==> flow/design.v <==
`timescale 1ns / 1ps
module cpu_hazard(input wire clk,
           input wire rst,
           input wire enable,
           input wire start,
           output wire d_we,
           output wire [7:0] i_addr,
           output wire [7:0] d_addr,
           input  wire [15:0] i_datain,
           input  wire [15:0] d_datain,
           output wire [15:0] d_dataout,
           output wire busy
    );
    reg [7:0] pc;
    assign i_addr = pc;
    function automatic wr_reg(input [4:0] op);
      wr_reg = (op == 5'b00010) || (op == 5'b01000) || (op == 5'b10001) || (op == 5'b01010) || (op == 5'b10010)
            || (op == 5'b10000) || (op == 5'b01001) || (op == 5'b01011) || (op == 5'b01101) || (op == 5'b01110)
            || (op == 5'b01111)  || (op == 5'b00100)  || (op == 5'b00101)  || (op == 5'b00110) || (op == 5'b00111);
    endfunction
    function automatic rd_r1(input [4:0] op);
      rd_r1 = (op == 5'b00011) || (op == 5'b00010) || (op == 5'b01000) || (op == 5'b10001) || (op == 5'b01010)
           || (op == 5'b10010) || (op == 5'b01100) || (op == 5'b01101) || (op == 5'b01110) || (op == 5'b01111)
           || (op == 5'b00100) || (op == 5'b00110) || (op == 5'b00101) || (op == 5'b00111);
    endfunction
    function automatic rd_r2(input [4:0] op);
      rd_r2 = (op == 5'b01000) || (op == 5'b10001) || (op == 5'b01010) || (op == 5'b10010) || (op == 5'b01100)
           || (op == 5'b01101) || (op == 5'b01110) || (op == 5'b01111);
    endfunction
    function automatic rd_r0(input [4:0] op);
      rd_r0 = (op == 5'b10000) || (op == 5'b01011) || (op == 5'b01001) || (op == 5'b11001) || (op == 5'b11010)
           || (op == 5'b11011) || (op == 5'b11100) || (op == 5'b11101) || (op == 5'b11110) || (op == 5'b11111)
           || (op == 5'b00011);
    endfunction
    function automatic set_flags(input [4:0] op);
      set_flags = (op == 5'b01100) || (op == 5'b01000) || (op == 5'b01001) || (op == 5'b10001) || (op == 5'b01010)
               || (op == 5'b01011) || (op == 5'b10010) || (op == 5'b10000);
    endfunction
    reg state;
    reg next_state;
    reg [15:0] wb_ir;
    reg [15:0] id_ir;
    reg [15:0] ex_ir;
    reg [15:0] mem_ir;
    reg [15:0] reg_A;
    reg [15:0] reg_B;
    reg [15:0] smdr;
    reg [15:0] smdr1;
    reg [15:0] reg_C;
    reg [15:0] reg_C1;
    reg [15:0] gr [0:7];
    reg [15:0] ALUo;
    reg alu_cf;
    reg cf, nf, zf;
    reg dw;
    assign busy = state;
    always @(posedge clk or negedge rst)
    begin
      if (!rst) state <= 1'b0;
      else state <= next_state;
    end
    always @(*)
    begin
      case (state)
        1'b0: if (enable == 1 && start == 1) next_state = 1'b1;
               else next_state = 1'b0;
        default: if (enable == 0 || wb_ir[15:11] == 5'b00001) next_state = 1'b0;
               else next_state = 1'b1;
      endcase
    end
    wire branch_taken = ((ex_ir[15:11] == 5'b11010) && (zf == 1)) || ((ex_ir[15:11] == 5'b11100) && (nf == 1))
                     || ((ex_ir[15:11] == 5'b11011) && (zf == 0)) || ((ex_ir[15:11] == 5'b11101) && (nf == 0))
                     || ((ex_ir[15:11] == 5'b11110) && (cf == 1)) || ((ex_ir[15:11] == 5'b11111) && (cf == 0))
                     || (ex_ir[15:11] == 5'b11001);
    wire [4:0] if_op = i_datain[15:11];
    wire load_use = (id_ir[15:11] == 5'b00010) &&
                    ((rd_r1(if_op) && id_ir[10:8] == i_datain[6:4]) ||
                     (rd_r2(if_op) && id_ir[10:8] == i_datain[2:0]) ||
                     (rd_r0(if_op) && id_ir[10:8] == i_datain[10:8]));
    always @(posedge clk or negedge rst)
    begin
      if (!rst)
      begin
        id_ir <= 16'b0;
        pc <= 8'b0;
      end
      else if (state == 1'b1)
      begin
        if (branch_taken)
        begin
          pc <= ALUo[7:0];
          id_ir <= 16'b0;
        end
        else if (id_ir[15:11] == 5'b11000)
        begin
          pc <= id_ir[7:0];
          id_ir <= 16'b0;
        end
        else if (load_use)
        begin
          pc <= pc;
          id_ir <= 16'b0;
        end
        else
        begin
          pc <= pc + 1;
          id_ir <= i_datain;
        end
      end
    end
    function automatic [15:0] fwd(input [2:0] r);
      if (wr_reg(ex_ir[15:11]) && ex_ir[15:11] != 5'b00010 && ex_ir[10:8] == r)
        fwd = ALUo;
      else if (wr_reg(mem_ir[15:11]) && mem_ir[10:8] == r)
        fwd = (mem_ir[15:11] == 5'b00010) ? d_datain : reg_C;
      else if (wr_reg(wb_ir[15:11]) && wb_ir[10:8] == r)
        fwd = reg_C1;
      else
        fwd = gr[r];
    endfunction
    wire [4:0] id_op = id_ir[15:11];
    always @(posedge clk or negedge rst)
    begin
      if (!rst)
      begin
        ex_ir <= 0;
        reg_A <= 0;
        reg_B <= 0;
        smdr <= 0;
      end
      else if (state == 1'b1)
      begin
        if (branch_taken)
        begin
          ex_ir <= 16'b0;
          reg_A <= 16'b0;
          reg_B <= 16'b0;
        end
        else
        begin
          ex_ir <= id_ir;
          if (rd_r0(id_op) && id_op != 5'b00011)
            reg_A <= fwd(id_ir[10:8]);
          else if (rd_r1(id_op))
            reg_A <= fwd(id_ir[6:4]);
          if (id_op == 5'b00010 || id_op == 5'b00011 || id_op == 5'b00100 || id_op == 5'b00110
              || id_op == 5'b00101 || id_op == 5'b00111)
            reg_B <= {12'b0, id_ir[3:0]};
          else if (id_op == 5'b10000)
            reg_B <= {id_ir[7:0], 8'b0};
          else if (rd_r0(id_op))
            reg_B <= {8'b0, id_ir[7:0]};
          else if (rd_r2(id_op))
            reg_B <= fwd(id_ir[2:0]);
        end
        if (id_op == 5'b00011)
          smdr <= fwd(id_ir[10:8]);
      end
    end
    always @(*)
    begin
      alu_cf = cf;
      ALUo = reg_A + reg_B;
      case (ex_ir[15:11])
        5'b01000, 5'b01001, 5'b10000: {alu_cf, ALUo} = {1'b0, reg_A} + {1'b0, reg_B};
        5'b10001:              {alu_cf, ALUo} = {1'b0, reg_A} + {1'b0, reg_B} + {16'b0, cf};
        5'b01010, 5'b01011, 5'b01100:  {alu_cf, ALUo} = {1'b0, reg_A} - {1'b0, reg_B};
        5'b10010:              {alu_cf, ALUo} = {1'b0, reg_A} - {1'b0, reg_B} - {16'b0, cf};
        5'b01101:               ALUo = reg_A & reg_B;
        5'b01110:                ALUo = reg_A | reg_B;
        5'b01111:               ALUo = reg_A ^ reg_B;
        5'b00100, 5'b00101:         ALUo = reg_A << reg_B[3:0];
        5'b00110:               ALUo = reg_A >> reg_B[3:0];
        5'b00111:               ALUo = $signed(reg_A) >>> reg_B[3:0];
        default:            ALUo = reg_A + reg_B;
      endcase
    end
    always @(posedge clk or negedge rst)
    begin
      if (!rst)
      begin
        mem_ir <= 0;
        reg_C <= 0;
        zf <= 0;
        nf <= 0;
        cf <= 0;
        dw <= 0;
        smdr1 <= 0;
      end
      else if (state == 1'b1)
      begin
        mem_ir <= ex_ir;
        reg_C <= ALUo;
        smdr1 <= smdr;
        if (set_flags(ex_ir[15:11]))
        begin
          zf <= (ALUo == 0);
          nf <= ALUo[15];
          cf <= alu_cf;
        end
        dw <= (ex_ir[15:11] == 5'b00011);
      end
    end
    assign d_addr = reg_C[7:0];
    assign d_dataout = smdr1;
    assign d_we = dw;
    always @(posedge clk or negedge rst)
    begin
      if (!rst)
      begin
        wb_ir <= 0;
        reg_C1 <= 0;
      end
      else if (state == 1'b1)
      begin
        wb_ir <= mem_ir;
        if (mem_ir[15:11] == 5'b00010)
          reg_C1 <= d_datain;
        else
          reg_C1 <= reg_C;
      end
    end
    integer k;
    always @(posedge clk or negedge rst)
    begin
      if (!rst)
      begin
        for (k = 0; k < 8; k = k + 1) gr[k] <= 16'b0;
      end
      else if (state == 1'b1)
      begin
        if (wr_reg(wb_ir[15:11]))
          gr[wb_ir[10:8]] <= reg_C1;
      end
    end
endmodule
# From RTL to reports: cpu_hazard
# Each step is given for the RTL above and for the edited RTL.
# "before" refers to lines of the RTL above, "after" to lines of the edited file.
# "change": "after" minus "before" as printed here. "change_rel_pct": 100 x difference / "before".
# A cell with n/a has no value.
# design
design,cpu_hazard
clk_port,clk
lib,sky130hd
lib_corner,tt_025C_1v80

# Diff
# Unified diff, file above to edited file.
# A script made this edit. It changes what the design does and was not meant as an optimisation.
# begin of diff
@@ -22,5 +22,5 @@
       rd_r1 = (op == 5'b00011) || (op == 5'b00010) || (op == 5'b01000) || (op == 5'b10001) || (op == 5'b01010)
            || (op == 5'b10010) || (op == 5'b01100) || (op == 5'b01101) || (op == 5'b01110) || (op == 5'b01111)
-           || (op == 5'b00100) || (op == 5'b00110) || (op == 5'b00101) || (op == 5'b00111);
+           || (op == 5'b00100) || (op == 5'b00110) || (op == 5'b00101) || (op < 5'b00111);
     endfunction
     function automatic rd_r2(input [4:0] op);
# end of diff

# After elaboration
# Counts by Yosys on the flattened word-level netlist (proc, flatten, opt, wreduce). Print and check cells are left out.
# op_classes
element,before,after,change,change_rel_pct
addsub,6,6,0,0.00
n_cmp,0,2,2,n/a
eq_ne,147,146,-1,-0.68
shift,3,3,0,0.00
muxes,33,33,0,0.00
n_logic,7,7,0,0.00
reduce_and_logical,169,169,0,0.00
# op_table
operator,before,after,change,change_rel_pct
5-bit by 3-bit less-than comparator with 1-bit output (second input constant),0,2,2,n/a
5-bit by 3-bit equality test with 1-bit output (second input constant),20,19,-1,-5.00
# Operator kinds equal on both sides are left out: 40.
# word_totals
element,before,after,change,change_rel_pct
register_bits,301,301,0,0.00
inputBits,36,36,0,0.00
output_inout_bits,34,34,0,0.00
wordCells,389,390,1,0.26

# Depth
# Longest topological path by Yosys (ltp), each cell counted once; first at word level (registers and memories cut), then after technology mapping (sequential cells cut; the memories' decode and read muxes count).
# logic_depth
element,before,after,change,change_rel_pct
ltp_word,24,24,0,0.00
abc_area,0,0,n/a,n/a
mapped_depth,16,17,1,6.25
ltp_nobuf,15,16,1,6.67

# Synthesis result
# Yosys stat after the flow's synthesis: flattened, memories mapped to cells. It holds for the ABC_AREA given above (unset counts as 0); a run with the other value may have another netlist.
# mapped
element,before,after,change,change_rel_pct
stdcells,2500,2497,-3,-0.12
area_mm2,0.0221713,0.0218409,-0.0003304,-1.49
sequential_area_mm2,0.0069316,0.0069316,0.0000000,0.00
flip_flops,277,277,0,0.00
n_buf,204,206,2,0.98
# by_type
cell_type,before,after,change,change_rel_pct
sky130_fd_sc_hd__a211oi_1,19,43,24,126.32
sky130_fd_sc_hd__mux2i_1,127,104,-23,-18.11
sky130_fd_sc_hd__nor2b_1,39,18,-21,-53.85
sky130_fd_sc_hd__a21oi_1,177,194,17,9.60
sky130_fd_sc_hd__nand4_1,26,10,-16,-61.54
sky130_fd_sc_hd__nand2_1,186,200,14,7.53
sky130_fd_sc_hd__clkbuf_1,139,153,14,10.07
sky130_fd_sc_hd__a221oi_1,19,33,14,73.68
sky130_fd_sc_hd__nand2b_1,15,29,14,93.33
sky130_fd_sc_hd__xor2_1,35,47,12,34.29
sky130_fd_sc_hd__nand3_1,66,55,-11,-16.67
sky130_fd_sc_hd__o221ai_1,24,13,-11,-45.83
sky130_fd_sc_hd__nor2_1,223,214,-9,-4.04
sky130_fd_sc_hd__o22ai_1,36,28,-8,-22.22
sky130_fd_sc_hd__o2bb2ai_1,11,3,-8,-72.73
sky130_fd_sc_hd__o21ai_0,200,206,6,3.00
sky130_fd_sc_hd__a22oi_1,39,33,-6,-15.38
sky130_fd_sc_hd__o211ai_1,39,33,-6,-15.38
# Cell types equal on both sides are left out: 22.
# Not every row of either side is listed.

# Timing after synthesis
# OpenSTA on the mapped netlist: ideal clock, no wires. The path of least setup slack (recovery checks aside). Input and output delay are each 20% of the period. Register names are those of the netlist, which keeps one name where synthesis merged equal registers.
# synth_timing
element,before,after,change,change_rel_pct
kind,register to register,register to register,n/a,n/a
startpoint,register reg_B[2],register reg_B[1],n/a,n/a
endpoint,register reg_A[12],register zf,n/a,n/a
period_ns,6.0,6.0,0.0,0.00
setup_ns,0.122,0.095,-0.027,n/a
launch_ns,0.000,0.000,0.000,n/a
arrival_time_ns,3.982,3.852,-0.130,-3.26
t_required_ns,5.878,5.905,0.027,0.46
slack_ns,1.896,2.052,0.156,n/a
delay_ns,4.104,3.947,-0.157,-3.83
stages,16,17,1,6.25
path_buffers,3,3,0,0.00
synth_period_reached_ns,4.104,3.948,-0.156,-3.80
# "delay_ns" is the arrival time less input delay plus setup time.
# "stages" counts driving pins, that of a launching flip-flop among them; a cell with two outputs on the path counts twice.
# "synth_period_reached_ns" = period - worst setup slack (recovery checks aside). The figure is calculated, with input and output delays left at 20% of the set period.
# Between the ends stands the longest chain of elaborated cells between them, by number of cells; it is not shown to be the way that was timed. Of several equally long chains one is given.
# A line is the first line of the expression or statement that the cell stems from. Yosys adds cells for indexed reads and writes and turns some case tables into memories.
# A register here has more assigning lines than the two given.
# synth_via_before
cell_sequence,sky130_fd_sc_hd__dfrtp_1 -> sky130_fd_sc_hd__inv_1 -> sky130_fd_sc_hd__clkbuf_1 -> sky130_fd_sc_hd__clkbuf_1 -> sky130_fd_sc_hd__ha_1 -> sky130_fd_sc_hd__buf_6 -> sky130_fd_sc_hd__a211oi_2 -> sky130_fd_sc_hd__nor2_1 -> sky130_fd_sc_hd__or4_1 -> sky130_fd_sc_hd__nor4b_2 -> sky130_fd_sc_hd__nand4_1 -> sky130_fd_sc_hd__nor2_1 -> sky130_fd_sc_hd__xor2_1 -> sky130_fd_sc_hd__a211oi_1 -> sky130_fd_sc_hd__nand2_1 -> sky130_fd_sc_hd__a32o_1
elab_chain_cells,7
cone_cells,14
cone_classes,add/sub: 5; shift: 3; mux: 6
# synth_rtl_before
element,line,source
from (decl),46,reg [15:0] reg_B;
from (assign),148,"reg_B <= {12'b0, id_ir[3:0]};"
from (assign),150,"reg_B <= {id_ir[7:0], 8'b0};"
16-bit by 16-bit subtractor with 17-bit output,168,"5'b10010:              {alu_cf, ALUo} = {1'b0, reg_A} - {1'b0, reg_B} - {16'b0, cf};"
17-bit by 1-bit subtractor with 17-bit output,168,
16-bit parallel mux with 10-bit select,164,case (ex_ir[15:11])
16-bit two-way mux,112,if (wr_reg(ex_ir[15:11]) && ex_ir[15:11] != 5'b00010 && ex_ir[10:8] == r)
16-bit two-way mux,144,else if (rd_r1(id_op))
16-bit two-way mux,142,if (rd_r0(id_op) && id_op != 5'b00011)
16-bit two-way mux,133,if (branch_taken)
to (assign),143,reg_A <= fwd(id_ir[10:8]);
to (assign),145,reg_A <= fwd(id_ir[6:4]);
to (decl),45,reg [15:0] reg_A;
# synth_via_after
cell_sequence,sky130_fd_sc_hd__dfrtp_1 -> sky130_fd_sc_hd__buf_2 -> sky130_fd_sc_hd__buf_4 -> sky130_fd_sc_hd__buf_6 -> sky130_fd_sc_hd__inv_1 -> sky130_fd_sc_hd__fa_1 -> sky130_fd_sc_hd__nand2b_1 -> sky130_fd_sc_hd__a2111o_1 -> sky130_fd_sc_hd__a311o_1 -> sky130_fd_sc_hd__o31ai_2 -> sky130_fd_sc_hd__xnor2_1 -> sky130_fd_sc_hd__o221ai_2 -> sky130_fd_sc_hd__nor3b_1 -> sky130_fd_sc_hd__xor2_1 -> sky130_fd_sc_hd__a211oi_2 -> sky130_fd_sc_hd__nand4_1 -> sky130_fd_sc_hd__o31ai_1
elab_chain_cells,4
cone_cells,13
cone_classes,add/sub: 5; shift: 3; mux: 1; logic: 3; reduce/logical: 1
# synth_rtl_after
element,line,source
from (decl),46,reg [15:0] reg_B;
from (assign),148,"reg_B <= {12'b0, id_ir[3:0]};"
from (assign),150,"reg_B <= {id_ir[7:0], 8'b0};"
16-bit by 16-bit subtractor with 17-bit output,168,"5'b10010:              {alu_cf, ALUo} = {1'b0, reg_A} - {1'b0, reg_B} - {16'b0, cf};"
17-bit by 1-bit subtractor with 17-bit output,168,
16-bit parallel mux with 10-bit select,164,case (ex_ir[15:11])
16-bit zero test,197,zf <= (ALUo == 0);
to (assign),184,zf <= 0;
to (assign),197,
to (decl),54,"reg cf, nf, zf;"

# Worst path after layout
# From the final timing report of the runs of set A: the path of least setup slack in the routed layout; clock arrival at registers is part of the times.
# layout_timing
element,before,after,change,change_rel_pct
kind,register to register,register to register,n/a,n/a
startpoint,register reg_A[3],register reg_A[2],n/a,n/a
endpoint,register smdr[14],register zf,n/a,n/a
period_ns,4.99,4.99,0.00,0.00
setup_ns,0.11,0.09,-0.02,n/a
launch_ns,0.56,0.57,0.01,1.79
arrival_time_ns,4.93,4.96,0.03,0.61
t_required_ns,5.43,5.45,0.02,0.37
slack_ns,0.50,0.49,-0.01,n/a
stages,13,14,1,7.69
path_buffers,0,0,0,n/a
# Between the ends stands the longest chain of elaborated cells between them, by number of cells; it is not shown to be the way that was timed. Of several equally long chains one is given.
# A register here has more assigning lines than the two given.
# layout_via_before
cell_sequence,sky130_fd_sc_hd__dfrtp_1 -> sky130_fd_sc_hd__inv_1 -> sky130_fd_sc_hd__ha_1 -> sky130_fd_sc_hd__nand2_1 -> sky130_fd_sc_hd__o311ai_0 -> sky130_fd_sc_hd__o211ai_1 -> sky130_fd_sc_hd__nor4b_2 -> sky130_fd_sc_hd__nand4_1 -> sky130_fd_sc_hd__nor2_1 -> sky130_fd_sc_hd__xor2_1 -> sky130_fd_sc_hd__a221oi_2 -> sky130_fd_sc_hd__o211ai_1 -> sky130_fd_sc_hd__o21a_1
# layout_rtl_before
element,line,source
from (decl),45,reg [15:0] reg_A;
from (assign),143,reg_A <= fwd(id_ir[10:8]);
from (assign),145,reg_A <= fwd(id_ir[6:4]);
to (assign),129,smdr <= 0;
to (assign),157,smdr <= fwd(id_ir[10:8]);
to (decl),47,reg [15:0] smdr;
# before: No chain of elaborated cells between the ends is given.
# layout_via_after
cell_sequence,sky130_fd_sc_hd__dfrtp_1 -> sky130_fd_sc_hd__inv_1 -> sky130_fd_sc_hd__ha_1 -> sky130_fd_sc_hd__nand2b_1 -> sky130_fd_sc_hd__a2111o_1 -> sky130_fd_sc_hd__a311o_1 -> sky130_fd_sc_hd__o31ai_2 -> sky130_fd_sc_hd__xnor2_1 -> sky130_fd_sc_hd__o221ai_2 -> sky130_fd_sc_hd__nor3b_1 -> sky130_fd_sc_hd__xor2_1 -> sky130_fd_sc_hd__a211oi_2 -> sky130_fd_sc_hd__nand4_1 -> sky130_fd_sc_hd__o31ai_1
elab_chain_cells,4
cone_cells,13
cone_classes,add/sub: 5; shift: 3; mux: 1; logic: 3; reduce/logical: 1
# layout_rtl_after
element,line,source
from (decl),45,reg [15:0] reg_A;
from (assign),143,reg_A <= fwd(id_ir[10:8]);
from (assign),145,reg_A <= fwd(id_ir[6:4]);
16-bit by 16-bit subtractor with 17-bit output,168,"5'b10010:              {alu_cf, ALUo} = {1'b0, reg_A} - {1'b0, reg_B} - {16'b0, cf};"
17-bit by 1-bit subtractor with 17-bit output,168,
16-bit parallel mux with 10-bit select,164,case (ex_ir[15:11])
16-bit zero test,197,zf <= (ALUo == 0);
to (assign),184,zf <= 0;
to (assign),197,
to (decl),54,"reg cf, nf, zf;"

# Layout results
# Both versions went through the flow (Yosys, OpenROAD) with the same settings in each pair. Constraints: input delay and output delay 20% of the set period each, output load 0.01 pF.
# flow_settings_set_A
CORE_UTILIZATION,40
period_ns,4.99
CAP_MARGIN,20
CORE_MARGIN,2
SLEW_MARGIN,20
# results_set_A
element,before,after,change,change_rel_pct
synth_area_mm2,0.0221713,0.0218409,-0.0003304,-1.49
final_die_area_mm2,0.0573267,0.056487,-0.0008397,-1.46
layout_stdcell_area_mm2,0.024979,0.0245073,-0.0004717,-1.89
setup_ws_ns,0.500,0.488,-0.012,n/a
fin_tns_ns,0.000,0.000,0.000,n/a
power.total_w,0.020796,0.02001,-0.000786,-3.78
achieved_period_ns,4.490,4.502,0.012,0.27
# flow_settings_set_B
CORE_MARGIN,7
CORE_UTILIZATION,33
CTS_CLUSTER_DIAMETER,189
CTS_CLUSTER_SIZE,80
PLACE_DENSITY,0.61
SETUP_SLACK_MARGIN,0.04
SLEW_MARGIN,15
period_ns,3.08
CAP_MARGIN,20
# results_set_B
element,before,after,change,change_rel_pct
synth_area_mm2,0.0221713,0.0218409,-0.0003304,-1.49
final_die_area_mm2,0.0746382,0.0735847,-0.0010535,-1.41
layout_stdcell_area_mm2,0.0289052,0.0291517,0.0002465,0.85
setup_ws_ns,-0.637,-0.712,-0.075,n/a
fin_tns_ns,-21.786,-26.209,-4.423,n/a
power.total_w,0.039128,0.039717,0.000589,1.51
achieved_period_ns,3.717,3.792,0.075,2.02
# "achieved_period_ns" means the clock period less the worst setup slack. The figure is calculated, with input and output delays left at 20% of the set period.
# By "power.total_w" is meant OpenSTA's value without simulated activity: inputs other than the clock are taken to toggle once in ten clock periods, and the tool carries that through the logic.
